==> flow/design.v <==
module UART_Tx
(
   input       i_Clock		,
   input       i_Reset		,	 
   input       i_TX_DV		,
   input [7:0] i_TX_Byte	,
   output reg  o_TX_Serial	,
   output      o_TX_Done
 );
  parameter CLKS_PER_BIT =       5;
  parameter IDLE         =  3'b000;
  parameter TX_START_BIT =  3'b001;
  parameter TX_DATA_BITS =  3'b010;
  parameter TX_STOP_BIT  =  3'b011;
  parameter CLEANUP      =  3'b100;
  reg [ 2:0] r_SM_Main     ;
  reg [12:0] r_Clock_Count ;
  reg [ 2:0] r_Bit_Index   ;
  reg [ 7:0] r_TX_Data     ;
  reg        r_TX_Done     ;
  reg        r_TX_Active   ;
  always @(posedge i_Clock)
  begin
    if (i_Reset)
    begin
      r_SM_Main     <= IDLE;
      r_Clock_Count <= 0;
      r_Bit_Index   <= 0;
      r_TX_Data     <= 0;
      r_TX_Done     <= 1'b0;
      r_TX_Active   <= 1'b0;
      o_TX_Serial   <= 1'b1;
    end
    else
    case (r_SM_Main)
      IDLE :
        begin
          o_TX_Serial   <= 1'b1;          
          r_TX_Done     <= 1'b0;
          r_Clock_Count <= 0;
          r_Bit_Index   <= 0;
          if (i_TX_DV)
          begin
            r_TX_Active <= 1'b1;
            r_TX_Data   <= i_TX_Byte;
            r_SM_Main   <= TX_START_BIT;
          end
          else
            r_SM_Main <= IDLE;
        end  
      TX_START_BIT :
        begin
          o_TX_Serial <= 1'b0;
          if (r_Clock_Count < CLKS_PER_BIT-1)
          begin
            r_Clock_Count <= r_Clock_Count + 1;
            r_SM_Main     <= TX_START_BIT;
          end
          else
          begin
            r_Clock_Count <= 0;
            r_SM_Main     <= TX_DATA_BITS;
          end
        end  
      TX_DATA_BITS :
        begin
          o_TX_Serial <= r_TX_Data[r_Bit_Index];
          if (r_Clock_Count < CLKS_PER_BIT-1)
          begin
            r_Clock_Count <= r_Clock_Count + 1;
            r_SM_Main     <= TX_DATA_BITS;
          end
          else
          begin
            r_Clock_Count <= 0;
            if (r_Bit_Index < 7)
            begin
              r_Bit_Index <= r_Bit_Index + 1;
              r_SM_Main   <= TX_DATA_BITS;
            end
            else
            begin
              r_Bit_Index <= 0;
              r_SM_Main   <= TX_STOP_BIT;
            end
          end
        end  
      TX_STOP_BIT :
        begin
          o_TX_Serial <= 1'b1;
          if (r_Clock_Count < CLKS_PER_BIT-1)
          begin
            r_Clock_Count <= r_Clock_Count + 1;
            r_SM_Main     <= TX_STOP_BIT;
          end
          else
          begin
            r_TX_Done     <= 1'b1;
            r_Clock_Count <= 0;
            r_SM_Main     <= CLEANUP;
            r_TX_Active   <= 1'b0;
          end
        end  
      CLEANUP :
        begin
          r_TX_Done <= 1'b1;
          r_SM_Main <= IDLE;
        end
      default :
        r_SM_Main <= IDLE;
    endcase
  end
  assign o_TX_Done   = r_TX_Done;
endmodule
module hcsr04
(
	input  					clk			,
	input  					rst			,	 
	input  					echoPin		,	 
	output reg 				trigPin		,	 
	output wire [11:0]	o_distance	, 	 
	output reg 				M_end				 
);
localparam [11:0] TRIG_LEN    = 12'd5;      
localparam [11:0] PERIOD      = 12'd3000;   
localparam [11:0] COUNTER_1CM = 12'd4;      
reg [11:0] 	counter			 ;  
reg [11:0]	echoHighCounter ;  
reg [11:0]  distance;
reg [11:0]  cnt_n;
reg [11:0]  dist_n;
reg         mend_n;
always@(posedge clk)
begin
	if (rst)
	begin
		counter         <= 0;
		echoHighCounter <= 0;
		distance        <= 0;
		M_end           <= 0;
		trigPin         <= 0;
	end
	else
	begin
		cnt_n  = counter + 1;
		dist_n = distance;
		mend_n = M_end;
		if(cnt_n <= TRIG_LEN)
			trigPin <= 1;
		else
			trigPin <= 0;
		if(echoPin)
			echoHighCounter <= echoHighCounter + 1;
		else
		begin
			if(echoHighCounter!=0)
			begin
				dist_n = echoHighCounter;
				echoHighCounter <= 0;
				if(dist_n >= 5*COUNTER_1CM && dist_n <= 180*COUNTER_1CM) mend_n = 1;
				else mend_n = 0;
			end
		end
		if(cnt_n == PERIOD)
		begin
			cnt_n  = 0;
			mend_n = 0;
		end
		counter  <= cnt_n;
		distance <= dist_n;
		M_end    <= mend_n;
	end
end
assign o_distance = distance;
endmodule
module PWM_generator
(
	input 					clk	,
	input 					rst	,	 
	input  		[27:0] 	duty	,	 
	output reg 	[ 3:0] 	IN			 
);
reg [12:0] counter;
reg [12:0] cnt_n;
always@(posedge clk)
begin
	if (rst)
	begin
		counter <= 0;
		IN      <= 4'b0000;
	end
	else
	begin
		cnt_n = counter + 1;
		if(cnt_n <= 62*duty[6:0])
			IN[0] <= 1;
		else
			IN[0] <= 0;
		if(cnt_n <= 62*duty[13:7])
			IN[1] <= 1;
		else
			IN[1] <= 0;
		if(cnt_n <= 62*duty[20:14])
			IN[2] <= 1;
		else
			IN[2] <= 0;
		if(cnt_n <= 62*duty[27:21])
			IN[3] <= 1;
		else
			IN[3] <= 0;
		if(cnt_n == 6200)
			counter <= 0;
		else
			counter <= cnt_n;
	end
end
endmodule
module algoritamKretanja
(
	input 				clk,
	input 				rst,		 
	input 		 [11:0] USR,		 
	input 		 [11:0]	USL,		 
	input 		 [11:0]	USM,		 
	input 				endR,		 
	input 				endL,		 
	input 				endM,		 
	output 	reg			TxEnable,	 
	output 	reg [ 7:0] 	TxData,		 
	output 	reg [27:0]	duty,		 
	output 	reg led,
	output 	reg buzzer
);
localparam [16:0] IDLE_WAIT     = 17'd50000;    
localparam [16:0] SENDINIT_WAIT = 17'd105;      
localparam [ 6:0] SENDINIT_MSG2 = 7'd100;       
localparam [ 6:0] SENDINIT_END  = 7'd101;
localparam [16:0] WAIT_LEFT     = 17'd3001;     
localparam [11:0] SEND_PERIOD   = 12'd3000;     
localparam [16:0] straight      = 17'd70500;    
localparam [16:0] turningTime   = 17'd55000;    
localparam [16:0] pause         = 17'd50000;    
localparam [16:0] turnTime      = 17'd80000;    
localparam [16:0] END_BLINK     = 17'd25000;    
localparam [ 5:0] numberOfMeasures = 6'd32;     
localparam        SHIFT         = 2;            
reg [16:0] 	statesCounter 	 ;	 
reg [11:0] 	counterSending 	 ;	 
reg [ 6:0] 	countSendingINIT ;	 
reg [16:0]  countSendingTurns;	 
reg [ 7:0] distanceL ;
reg [ 7:0] distanceD ;
reg [ 7:0] distanceS ;
reg [ 7:0]  initS	 ;		 
reg 		initEnd	 ;		 
reg [ 5:0]  NMeasures;		 
reg [13:0]	sum		 ;		 
reg [ 2:0] 	STATE;
parameter IDLE 				= 3'b000;
parameter INIT 				= 3'b001;
parameter sendingINIT 		= 3'b010;
parameter STRAIGHT 			= 3'b011;
parameter turningRIGHT 		= 3'b100;
parameter turningLEFT		= 3'b101;
parameter TURN 				= 3'b110;
parameter END 				= 3'b111;
parameter initialization 	= 3'd1;
parameter turnedRight 		= 3'd2;
parameter turnedLeft 		= 3'd3;
parameter turned 			= 3'd4;
reg [7:0] turns;	 
reg [7:0] turning;	 
reg [2:0] index;	 
wire rightBigger;
wire leftBigger;
wire centralSmaller9;
wire centralBigger43;
assign rightBigger = distanceD > 21;
assign leftBigger = distanceL > 21;
assign centralBigger43 = distanceS > 43;
assign centralSmaller9 = distanceS <= 9;
reg endR_q, endL_q, endM_q;
reg [ 5:0] nm_n;
reg [ 7:0] ds_n;
reg [13:0] sum_n;
always@(posedge clk)
begin
	if (rst)
	begin
		endR_q    <= 0;
		endL_q    <= 0;
		endM_q    <= 0;
		distanceD <= 0;
		distanceL <= 0;
		distanceS <= 0;
		NMeasures <= 0;
		sum       <= 0;
		initS     <= 0;
		initEnd   <= 0;
	end
	else
	begin
		endR_q <= endR;
		endL_q <= endL;
		endM_q <= endM;
		if (endR && !endR_q)
			distanceD <= USR >> SHIFT;
		if (endL && !endL_q)
			distanceL <= USL >> SHIFT;
		if (endM && !endM_q)
		begin
			if(STATE == INIT)
			begin
				nm_n  = NMeasures + 1;
				ds_n  = USM >> SHIFT;
				sum_n = sum + ds_n;
				NMeasures <= nm_n;
				distanceS <= ds_n;
				sum       <= sum_n;
				if(nm_n == numberOfMeasures)
				begin
					initS   <= sum_n >> 5;	 
					initEnd <= 1;
				end
			end
			else
			begin
				sum       <= 0;
				NMeasures <= 0;
				distanceS <= USM >> SHIFT;
				initEnd   <= 0;
			end
		end
	end
end
reg [16:0] sc_n;
reg [ 2:0] idx_n;
reg [ 7:0] turns_n;
reg [ 7:0] turning_n;
always@(posedge clk)
begin
	if (rst)
	begin
		STATE         <= IDLE;
		duty          <= 28'd0;
		statesCounter <= 0;
		index         <= 0;
		turns         <= 0;
		turning       <= 0;
		led           <= 0;
		buzzer        <= 0;
	end
	else
	begin
		sc_n      = statesCounter;
		idx_n     = index;
		turns_n   = turns;
		turning_n = turning;
		case(STATE)
			IDLE:
			begin
				sc_n = statesCounter + 1;
				duty <= {7'd0, 7'd0, 7'd0, 7'd0};
				if(sc_n == IDLE_WAIT)
				begin
					STATE <= INIT;
					sc_n  = 0;
				end
			end
			INIT:
			begin
				duty <= {7'd0, 7'd0, 7'd0, 7'd0};
				if(initEnd) STATE <= sendingINIT;
			end
			sendingINIT:
			begin
				duty <= {7'd0, 7'd0, 7'd0, 7'd0};
				sc_n = statesCounter + 1;
				if(statesCounter == SENDINIT_WAIT)
				begin
					STATE <= STRAIGHT;
					sc_n  = 0;
				end
			end
			STRAIGHT:
			begin
				if(turning[index]==0)
				begin
					if(!leftBigger && !rightBigger && !centralSmaller9) followLeft;
					else if(leftBigger && centralBigger43 && distanceD > 11 && !rightBigger) STATE <= END;
					else if(leftBigger || rightBigger)
					begin
						if(centralBigger43)		 
						begin
							idx_n = index + 1;
							turning_n[idx_n] = 0;
							turns_n[idx_n] = leftBigger ? 1'b0 : 1'b1;
						end
						STATE <= leftBigger ? turningLEFT : turningRIGHT;
					end
					else if(!leftBigger && !rightBigger && centralSmaller9)
						STATE <= TURN;
				end
				else	 
				begin
					case({rightBigger, leftBigger, centralBigger43})
						3'b110:
						begin
							idx_n = index - 1;
							if(turns[index] == 1)
								STATE <= turningRIGHT;
							else
								STATE <= turningLEFT;
						end
						3'b100: STATE <= turningRIGHT;
						3'b010:
						begin
							sc_n = statesCounter + 1;
							if(sc_n == WAIT_LEFT)
							begin
								STATE <= turningLEFT;
								sc_n  = 0;
							end
						end
						3'b000:
						begin
							if(centralSmaller9) STATE <= TURN;
						end
						3'b101, 3'b001: followLeft;
						3'b011: followRight;
						default: ;
					endcase
				end
			end
			turningLEFT:
			begin
				sc_n = statesCounter + 1;
				if(statesCounter <= straight)
					duty <= {7'd60, 7'd60, 7'd0, 7'd0};
				else if(statesCounter > straight && statesCounter < straight + turningTime)
					duty <= {7'd80, 7'd0, 7'd0, 7'd0};
				else if (statesCounter == straight + turningTime)
				begin
					sc_n  = 0;
					STATE <= IDLE;
					duty  <= {7'd0, 7'd0, 7'd0, 7'd0};
				end
			end
			turningRIGHT:
			begin
				sc_n = statesCounter + 1;
				if(statesCounter <= straight)
					duty <= {7'd60, 7'd60, 7'd0, 7'd0};
				else if(statesCounter > straight && statesCounter < straight + turningTime)
					duty <= {7'd0, 7'd80, 7'd0, 7'd0};
				else if (statesCounter == straight + turningTime)
				begin
					sc_n  = 0;
					STATE <= IDLE;
					duty  <= {7'd0, 7'd0, 7'd0, 7'd0};
				end
			end
			TURN:
			begin
				sc_n = statesCounter + 1;
				if(statesCounter <= pause)
					duty <= {7'd0, 7'd0, 7'd0, 7'd0};
				else if(statesCounter > pause && statesCounter < pause + turnTime)
					duty <= {7'd0, 7'd65, 7'd75, 7'd0};
				else if (statesCounter == pause + turnTime)
				begin
					sc_n  = 0;
					STATE <= IDLE;
					turning_n[index] = 1;
				end
			end
			END:
			begin
				duty <= {7'd0, 7'd0, 7'd0, 7'd0};
				sc_n = statesCounter + 1;
				if(statesCounter == END_BLINK)
				begin
					led    <= !led;
					buzzer <= !buzzer;
					sc_n   = 0;
				end
			end
			default:
				STATE <= IDLE;
		endcase
		statesCounter <= sc_n;
		index         <= idx_n;
		turns         <= turns_n;
		turning       <= turning_n;
	end
end
task followLeft;
	begin
		if(distanceL == 11)	  duty <= {7'd55, 7'd55, 7'd0, 7'd0};
		if(distanceL < 11) 	  duty <= {7'd55, 7'd65, 7'd0, 7'd0};
		else if(distanceL > 11) duty <= {7'd65, 7'd55, 7'd0, 7'd0};
	end
endtask
task followRight;
	begin
		if(distanceD == 11)	  duty <= {7'd55, 7'd55, 7'd0, 7'd0};
		if(distanceD < 11) 	  duty <= {7'd65, 7'd55, 7'd0, 7'd0};
		else if(distanceD > 11) duty <= {7'd55, 7'd65, 7'd0, 7'd0};
	end
endtask
reg [ 6:0] csi_n;
reg [16:0] cst_n;
always@(posedge clk)
begin
	if (rst)
	begin
		TxEnable          <= 0;
		TxData            <= 0;
		counterSending    <= 0;
		countSendingINIT  <= 0;
		countSendingTurns <= 0;
	end
	else
	case(STATE)
		sendingINIT:
		begin
			csi_n = countSendingINIT + 1;
			countSendingINIT <= csi_n;
			if(csi_n == 1)
			begin
				TxData 	<= initialization;
				TxEnable <= 1;
			end
			else if(csi_n == SENDINIT_MSG2)
			begin
				TxData 	<= initS;
				TxEnable <= 1;
			end
			else if(csi_n == SENDINIT_END)
			begin
				TxEnable 		 <= 0;
				counterSending	 <= 0;
			end
			else TxEnable <= 0;
		end
		STRAIGHT:
		begin
			countSendingTurns <= 0;
			if(counterSending == SEND_PERIOD)
			begin
				TxData 			 <= distanceS;
				TxEnable 		 <= 1;
				counterSending	 <= 0;
				countSendingINIT <= 0;
			end
			else
			begin
				counterSending <= counterSending + 1;
				TxEnable <= 0;
			end
		end
		turningLEFT, turningRIGHT:
		begin
			cst_n = countSendingTurns + 1;
			countSendingTurns <= cst_n;
			if(cst_n <= straight)	 
			begin
				if(counterSending == SEND_PERIOD)
				begin
					TxData 			<= distanceS;
					TxEnable 		<= 1;
					counterSending	<= 0;
				end
				else
				begin
					counterSending <= counterSending + 1;
					TxEnable <= 0;
				end
			end
			else
			begin
				if(TxData != ((STATE == turningLEFT) ? turnedLeft : turnedRight))	 
				begin
					TxData 	<= (STATE == turningLEFT) ? turnedLeft : turnedRight;
					TxEnable <= 1;
				end
				else TxEnable <= 0;
			end
		end
		TURN:
		begin
			if(TxData != turned)
			begin
				TxData 	<= turned;
				TxEnable <= 1;
			end
			else TxEnable <= 0;
		end
		default: ;
	endcase
end
endmodule
module labyrinth_car
(
	input  		 clk	,
	input  		 rst	,	 
	input  		 echoR,
	input  		 echoL,
	input  		 echoM,
	output 		 trigR,	 
	output 		 trigL,
	output 		 trigM,
	output 		 Tx	,
	output [3:0] motors_PWM,
	output 		 led,
	output 		 buzzer
);
wire [ 7:0] dataTransmit;
wire 			TxEnable 	;
wire [11:0] distanceR	;
wire [11:0] distanceL	;
wire [11:0] distanceM	;
wire 			endR 			;
wire 			endL			;
wire 			endM			;
wire [27:0]	duty			;
UART_Tx UART_Transmitter(
	.i_Clock(clk)        	,
	.i_Reset(rst)        	,
	.i_TX_DV(TxEnable)     	,
	.i_TX_Byte(dataTransmit),
	.o_TX_Serial(Tx) 		,
	.o_TX_Done()
);
algoritamKretanja AK
(
	.clk(clk)		,
	.rst(rst)		,
	.USR(distanceR),
	.USL(distanceL),
	.USM(distanceM),
	.endR(endR)		,
	.endL(endL)		,
	.endM(endM)		,
	.TxEnable(TxEnable)	,
	.TxData(dataTransmit),
	.duty(duty),
	.led(led),
	.buzzer(buzzer)
);
hcsr04 UltrasonicR
(
	.clk(clk)		,
	.rst(rst)		,
	.echoPin(echoR),
	.trigPin(trigR),
	.o_distance(distanceR),
	.M_end(endR)
);
hcsr04 UltrasonicL
(
	.clk(clk)		,
	.rst(rst)		,
	.echoPin(echoL),
	.trigPin(trigL),
	.o_distance(distanceL),
	.M_end(endL)
);
hcsr04 UltrasonicM
(
	.clk(clk)		,
	.rst(rst)		,
	.echoPin(echoM),
	.trigPin(trigM),
	.o_distance(distanceM),
	.M_end(endM)
);
PWM_generator PWM
(
	.clk(clk)	,
	.rst(rst)	,
	.duty(duty)	,
	.IN(motors_PWM)
);
endmodule
=== Tool chain data of labyrinth_car ===
What the tools print for labyrinth_car, step after step.
Line numbers count from 1 in the design file above.
Cell names lack the library's common part.
A cell with -- has no value.

* Design top: labyrinth_car
* Clock: clk
* Standard-cell library: sky130hd
* Timing corner: tt_025C_1v80

=== After elaboration ===
Yosys after proc, flatten, opt, wreduce and memory -nomap, before mapping. Memory bits, and registers merged into a memory's read port (data or address), are not among the register bits. Print and check cells are not counted.

* Bits in registers: 323
* Output and inout port bits: 10
* Cells after elaboration: 396
* Input port bits: 5

* Add/subtract/negate cells: 19
* Eq/ne operators: 74
* Bitwise gates (word level): 15
* $mul: 4
* Shifts and indexed selects: 8
* Reductions and logical operators: 69
* Order comparisons: 30
* Mux-type cells: 129

{| class="wikitable"
|+ Operators by type and width
! cell !! count
|-
| 2-to-1 mux 28 bit || 15
|-
| multiplier 5 x 7 -> 12 bit (first input constant) || 4
|-
| 2-to-1 mux 17 bit || 12
|-
| 2-to-1 mux 8 bit || 20
|-
| parallel mux 28 bit (select 5 bit) || 1
|-
| 2-to-1 mux 12 bit || 11
|-
| <= comparator 13 x 32 -> 1 bit || 4
|-
| parallel mux 17 bit (select 6 bit) || 1
|-
| adder 12 x 1 -> 12 bit (second input constant) || 7
|-
| 2-to-1 mux 3 bit || 27
|-
| parallel mux 28 bit (select 2 bit) || 1
|-
| equality test 12 bit (second input constant) || 4
|-
| <= comparator 12 x 10 -> 1 bit (second input constant) || 3
|-
| <= comparator 12 x 3 -> 1 bit (second input constant) || 3
|-
| greater-or-equal comparator 12 x 5 -> 1 bit (second input constant) || 3
|-
| nonzero test 12 bit || 3
|-
| parallel mux 12 bit (select 3 bit) || 1
|-
| adder 17 x 1 -> 17 bit (second input constant) || 2
|-
| <= comparator 17 bit (second input constant) || 2
|-
| less-than comparator 17 bit (second input constant) || 2
|-
| equality test 17 bit (second input constant) || 2
|-
| parallel mux 17 bit (select 2 bit) || 1
|-
| variable shift 1 x 4 -> 8 bit (first input constant) || 4
|-
| parallel mux 8 bit (select 4 bit) || 1
|-
| adder 13 x 1 -> 13 bit (second input constant) || 2
|-
| parallel mux 13 bit (select 2 bit) || 1
|-
| != test 2 x 1 -> 1 bit (second input constant) || 12
|-
| != test 2 bit (second input constant) || 12
|}

Other operator kinds: 77; their cells: 187.

=== Longest topological paths ===
Longest topological path by Yosys (ltp), each cell counted once; first at word level (registers and memories cut), then after technology mapping (sequential cells cut; the memories' decode and read muxes count).

* Depth in word-level cells: 12
* ABC_AREA: 0
* Gate-level depth with buffers: 23
* Mapped depth without buffers: 23

=== Synthesis result ===
Source: synth_stat.txt of the flow (Yosys; design flattened, memories mapped). It holds for the ABC_AREA given above (unset counts as 0); a run with the other value may have another netlist.

* Flip-flops: 323
* Mapped cells: 2453
* Sequential part of the area: 6466.2 um^2
* Cell area after synthesis: 20458.4 um^2
* Buffer cells: 117

{| class="wikitable"
|+ Cells by type
! cell type !! count !! total area (um^2)
|-
| dfxtp_1 || 323 || 6.47E+03
|-
| ha_1 || 166 || 2.08E+03
|-
| fa_1 || 57 || 1.14E+03
|-
| nor2_1 || 269 || 1.01E+03
|-
| a21oi_1 || 187 || 935.898
|-
| nand2_1 || 236 || 885.85
|-
| xnor2_1 || 80 || 700.672
|-
| inv_1 || 168 || 630.605
|-
| nand3_1 || 112 || 560.538
|-
| xor2_1 || 53 || 464.195
|-
| mux2i_1 || 41 || 410.394
|-
| o21ai_0 || 66 || 330.317
|-
| clkbuf_1 || 81 || 304.042
|-
| and3_1 || 41 || 256.496
|-
| nand4_1 || 38 || 237.728
|-
| nor3_1 || 47 || 235.226
|-
| a21o_1 || 29 || 217.709
|-
| o21a_1 || 26 || 195.187
|}

Other cell types: 80; their cells: 433.
By module: a second synthesis without flattening, with its own total; a netlist apart from the flattened one above.

* Cells (unflattened synthesis): 2631
* Area (unflattened synthesis): 22097.4 um^2

Each row is one instance without its submodules.

{| class="wikitable"
|+ Modules
! module !! cells !! area (um^2) !! times used !! seq. area (um^2)
|-
| algoritamKretanja || 1217 || 9869.5 || 1 || 3483.3
|-
| hcsr04 || 224 || 1883.1 || 3 || 760.7
|-
| PWM_generator || 598 || 5253.8 || 1 || 340.3
|-
| UART_Tx || 144 || 1325.0 || 1 || 620.6
|-
| labyrinth_car || 0 || 0.0 || 1 || 0.0
|}

=== Worst setup path after synthesis ===
Source: OpenSTA report_checks on the synthesized netlist (no wires, ideal clock, input and output delay 20% of the period each), path of least setup slack; recovery checks are left aside. Register names are those of the netlist, which keeps one name where synthesis merged equal registers.

* Kind: reg2reg
* Start point: register AK.duty[2]
* End point: register PWM.IN[0]
* Stages on the path: 22
* Period: 10000 ps
* Setup slack: 5406 ps
* Buffers on the path: 0
* Setup time: 86 ps
* Required time: 9914 ps
* Path delay: 4594 ps
* Arrival time: 4508 ps
* Launch time at the first pin: 0 ps
* Period reached after synthesis: 4594 ps

"path delay" is the arrival time less input delay plus setup time.
"stages on the path" counts driving pins, that of a launching flip-flop among them; a cell with two outputs on the path counts twice.
"period reached after synthesis" is the clock period less the worst setup slack; recovery checks do not enter. This is arithmetic on one report: input and output delays are still those of the set period (20% each).
The rows between start and end are the longest chain of elaborated cells between them; the timing report does not say that the signal goes this way. Where chains are equally long, one stands for them.
Each line given opens the expression or statement behind the cell; cells for indexed reads and writes are added by Yosys, which also makes memories of some case tables.
A register here has more assigning lines than the two given.

* Path through: dfxtp_1 -> fa_1 -> fa_1 -> inv_1 -> fa_1 -> inv_1 -> ha_1 -> nor2b_1 -> o21ai_0 -> a21oi_1 -> o21ai_0 -> nand2b_1 -> a21o_1 -> a21oi_1 -> xor2_1 -> ha_1 -> and4_1 -> nand4_1 -> or3_1 -> nand2_1 -> a21oi_1 -> a211oi_1
* Cells in the longest elaborated chain: 3
* Elaborated cells between the ends (all ways): 3
* RTL lines with such cells: 1
* Those cells by class: 1 x mul; 1 x compare; 1 x mux

{| class="wikitable"
|+ RTL lines, path post-synthesis
! item !! RTL line !! RTL
|-
| from (decl) || 230 || <nowiki>output reg [27:0] duty,</nowiki>
|-
| from (assign) || 363 || <nowiki>duty <= {7'd0, 7'd0, 7'd0, 7'd0};</nowiki>
|-
| from (assign) || 372 || <nowiki>duty <= {7'd0, 7'd0, 7'd0, 7'd0};</nowiki>
|-
| multiplier 5 x 7 -> 12 bit || 195 || <nowiki>if(cnt_n <= 62*duty[6:0])</nowiki>
|-
| <= comparator 13 x 32 -> 1 bit || 195 ||
|-
| 2-to-1 mux 1 bit || 195 ||
|-
| to (assign) || 196 || <nowiki>IN[0] <= 1;</nowiki>
|-
| to (assign) || 198 || <nowiki>IN[0] <= 0;</nowiki>
|-
| to (decl) || 181 || <nowiki>output reg [ 3:0] IN</nowiki>
|}

=== Path in the finished layout ===
From the final timing report of flow run A: the path of least setup slack in the routed layout; clock arrival at registers is part of the times.
The report prints the path's times to 10 ps; the period is as set.

* Kind: reg2reg
* Start point: register AK.duty[2]
* End point: register PWM.IN[0]
* Arrival time: 5100 ps
* Launch time at the first pin: 560 ps
* Stages on the path: 22
* Setup slack: 420 ps
* Setup time: 90 ps
* Period: 5060 ps
* Required time: 5520 ps
* Buffers on the path: 0

The rows between start and end are the longest chain of elaborated cells between them; the timing report does not say that the signal goes this way. Where chains are equally long, one stands for them.
A register here has more assigning lines than the two given.

* Path through: dfxtp_4 -> fa_1 -> fa_1 -> inv_2 -> fa_1 -> inv_1 -> ha_4 -> nor2b_1 -> o21ai_1 -> a21oi_1 -> o21ai_1 -> nand2b_1 -> a21o_1 -> a21oi_2 -> xor2_1 -> ha_1 -> and4_4 -> nand4_1 -> or3_1 -> nand2_1 -> a21oi_1 -> a211oi_1
* Cells in the longest elaborated chain: 3
* Elaborated cells between the ends (all ways): 3
* RTL lines with such cells: 1
* Those cells by class: 1 x mul; 1 x compare; 1 x mux

{| class="wikitable"
|+ RTL lines, path post-layout
! item !! RTL line !! RTL
|-
| from (decl) || 230 || <nowiki>output reg [27:0] duty,</nowiki>
|-
| from (assign) || 363 || <nowiki>duty <= {7'd0, 7'd0, 7'd0, 7'd0};</nowiki>
|-
| from (assign) || 372 || <nowiki>duty <= {7'd0, 7'd0, 7'd0, 7'd0};</nowiki>
|-
| multiplier 5 x 7 -> 12 bit || 195 || <nowiki>if(cnt_n <= 62*duty[6:0])</nowiki>
|-
| <= comparator 13 x 32 -> 1 bit || 195 ||
|-
| 2-to-1 mux 1 bit || 195 ||
|-
| to (assign) || 196 || <nowiki>IN[0] <= 1;</nowiki>
|-
| to (assign) || 198 || <nowiki>IN[0] <= 0;</nowiki>
|-
| to (decl) || 181 || <nowiki>output reg [ 3:0] IN</nowiki>
|}

Ticket comment

Top module labyrinth_car; platform sky130hd; tools Yosys and OpenROAD; 5 stored runs in no particular order. Input and output delays are each 20% of the period that was set; the output load is 0.01 pF.
"reached clock period" is the run's clock period less its worst setup slack. It is reckoned from that one timing run; input and output delays stay at 20% of the period that was set.
By "time of the worst setup path" is meant the share of the clock period that the worst setup path is allowed (20% is reserved at inputs, 20% at outputs), minus its slack. Clock arrival times at its registers enter into it.
"overall power" is the tool's figure for a default switching activity; nothing was simulated.
"time of the worst setup path" is given in steps of 10 ps.

=== Flow run A ===
{| class="wikitable"
! Setting !! Value
|-
| CORE_UTILIZATION || 40
|-
| SETUP_SLACK_MARGIN || 1.16
|-
| period_ns || 5.06
|-
| CAP_MARGIN || 20
|-
| CORE_MARGIN || 2
|-
| SLEW_MARGIN || 20
|-
! Result !! Value
|-
| Netlist area reported by Yosys || 20458.4 um^2
|-
| Total die area || 52971.3 um^2
|-
| Std-cell area (final layout) || 22928.2 um^2
|-
| Post-route utilization || 45.6%
|-
| Worst slack on setup checks || 423 ps
|-
| Total negative slack || 0 ps
|-
| Worst-case hold slack || 425 ps
|-
| Overall power || 0.005892 W
|-
| Reached clock period || 4637 ps
|-
| Time of the worst setup path || 4640 ps
|-
| Worst path kind || reg2reg
|}

=== Flow run B ===
{| class="wikitable"
! Setting !! Value
|-
| CORE_UTILIZATION || 40
|-
| period_ns || 10.0
|-
| CAP_MARGIN || 20
|-
| CORE_MARGIN || 2
|-
| SLEW_MARGIN || 20
|-
! Result !! Value
|-
| Netlist area reported by Yosys || 20458.4 um^2
|-
| Total die area || 52971.3 um^2
|-
| Std-cell area (final layout) || 22381.5 um^2
|-
| Post-route utilization || 44.5%
|-
| Worst slack on setup checks || 5018 ps
|-
| Total negative slack || 0 ps
|-
| Worst-case hold slack || 430 ps
|-
| Overall power || 0.002876 W
|-
| Reached clock period || 4982 ps
|-
| Time of the worst setup path || 4980 ps
|-
| Worst path kind || reg2reg
|}

=== Flow run C ===
{| class="wikitable"
! Setting !! Value
|-
| ABC_AREA || 1
|-
| CAP_MARGIN || 25
|-
| CELL_PAD_IN_SITES_DETAIL_PLACEMENT || 1
|-
| CELL_PAD_IN_SITES_GLOBAL_PLACEMENT || 2
|-
| CORE_ASPECT_RATIO || 0.87
|-
| CORE_MARGIN || 7
|-
| GPL_ROUTABILITY_DRIVEN || 0
|-
| GPL_TIMING_DRIVEN || 0
|-
| PLACE_DENSITY_LB_ADDON || 0.25
|-
| period_ns || 10.0
|-
| CORE_UTILIZATION || 40
|-
| SLEW_MARGIN || 20
|-
! Result !! Value
|-
| Netlist area reported by Yosys || 20603.5 um^2
|-
| Total die area || 58074.6 um^2
|-
| Std-cell area (final layout) || 22912.0 um^2
|-
| Post-route utilization || 45.0%
|-
| Worst slack on setup checks || 5106 ps
|-
| Total negative slack || 0 ps
|-
| Worst-case hold slack || 437 ps
|-
| Overall power || 0.002924 W
|-
| Reached clock period || 4894 ps
|-
| Time of the worst setup path || 4890 ps
|-
| Worst path kind || reg2reg
|}

=== Flow run D ===
{| class="wikitable"
! Setting !! Value
|-
| CORE_ASPECT_RATIO || 0.79
|-
| CORE_MARGIN || 10
|-
| CORE_UTILIZATION || 40
|-
| GPL_ROUTABILITY_DRIVEN || 0
|-
| MAX_ROUTING_LAYER || met4
|-
| period_ns || 10.0
|-
| CAP_MARGIN || 20
|-
| SLEW_MARGIN || 20
|-
! Result !! Value
|-
| Netlist area reported by Yosys || 20458.4 um^2
|-
| Total die area || 60655.1 um^2
|-
| Std-cell area (final layout) || 22301.4 um^2
|-
| Post-route utilization || 44.2%
|-
| Worst slack on setup checks || 4955 ps
|-
| Total negative slack || 0 ps
|-
| Worst-case hold slack || 423 ps
|-
| Overall power || 0.002802 W
|-
| Reached clock period || 5045 ps
|-
| Time of the worst setup path || 5050 ps
|-
| Worst path kind || reg2reg
|}

=== Flow run E ===
{| class="wikitable"
! Setting !! Value
|-
| ABC_AREA || 0
|-
| CAP_MARGIN || 10
|-
| CORE_ASPECT_RATIO || 0.79
|-
| CORE_MARGIN || 10
|-
| CORE_UTILIZATION || 49
|-
| GPL_ROUTABILITY_DRIVEN || 1
|-
| GPL_TIMING_DRIVEN || 1
|-
| MAX_ROUTING_LAYER || met4
|-
| period_ns || 10.0
|-
| SLEW_MARGIN || 20
|-
! Result !! Value
|-
| Netlist area reported by Yosys || 20458.4 um^2
|-
| Total die area || 50381.6 um^2
|-
| Std-cell area (final layout) || 22038.6 um^2
|-
| Post-route utilization || 53.5%
|-
| Worst slack on setup checks || 4908 ps
|-
| Total negative slack || 0 ps
|-
| Worst-case hold slack || 424 ps
|-
| Overall power || 0.002705 W
|-
| Reached clock period || 5092 ps
|-
| Time of the worst setup path || 5090 ps
|-
| Worst path kind || reg2reg
|}
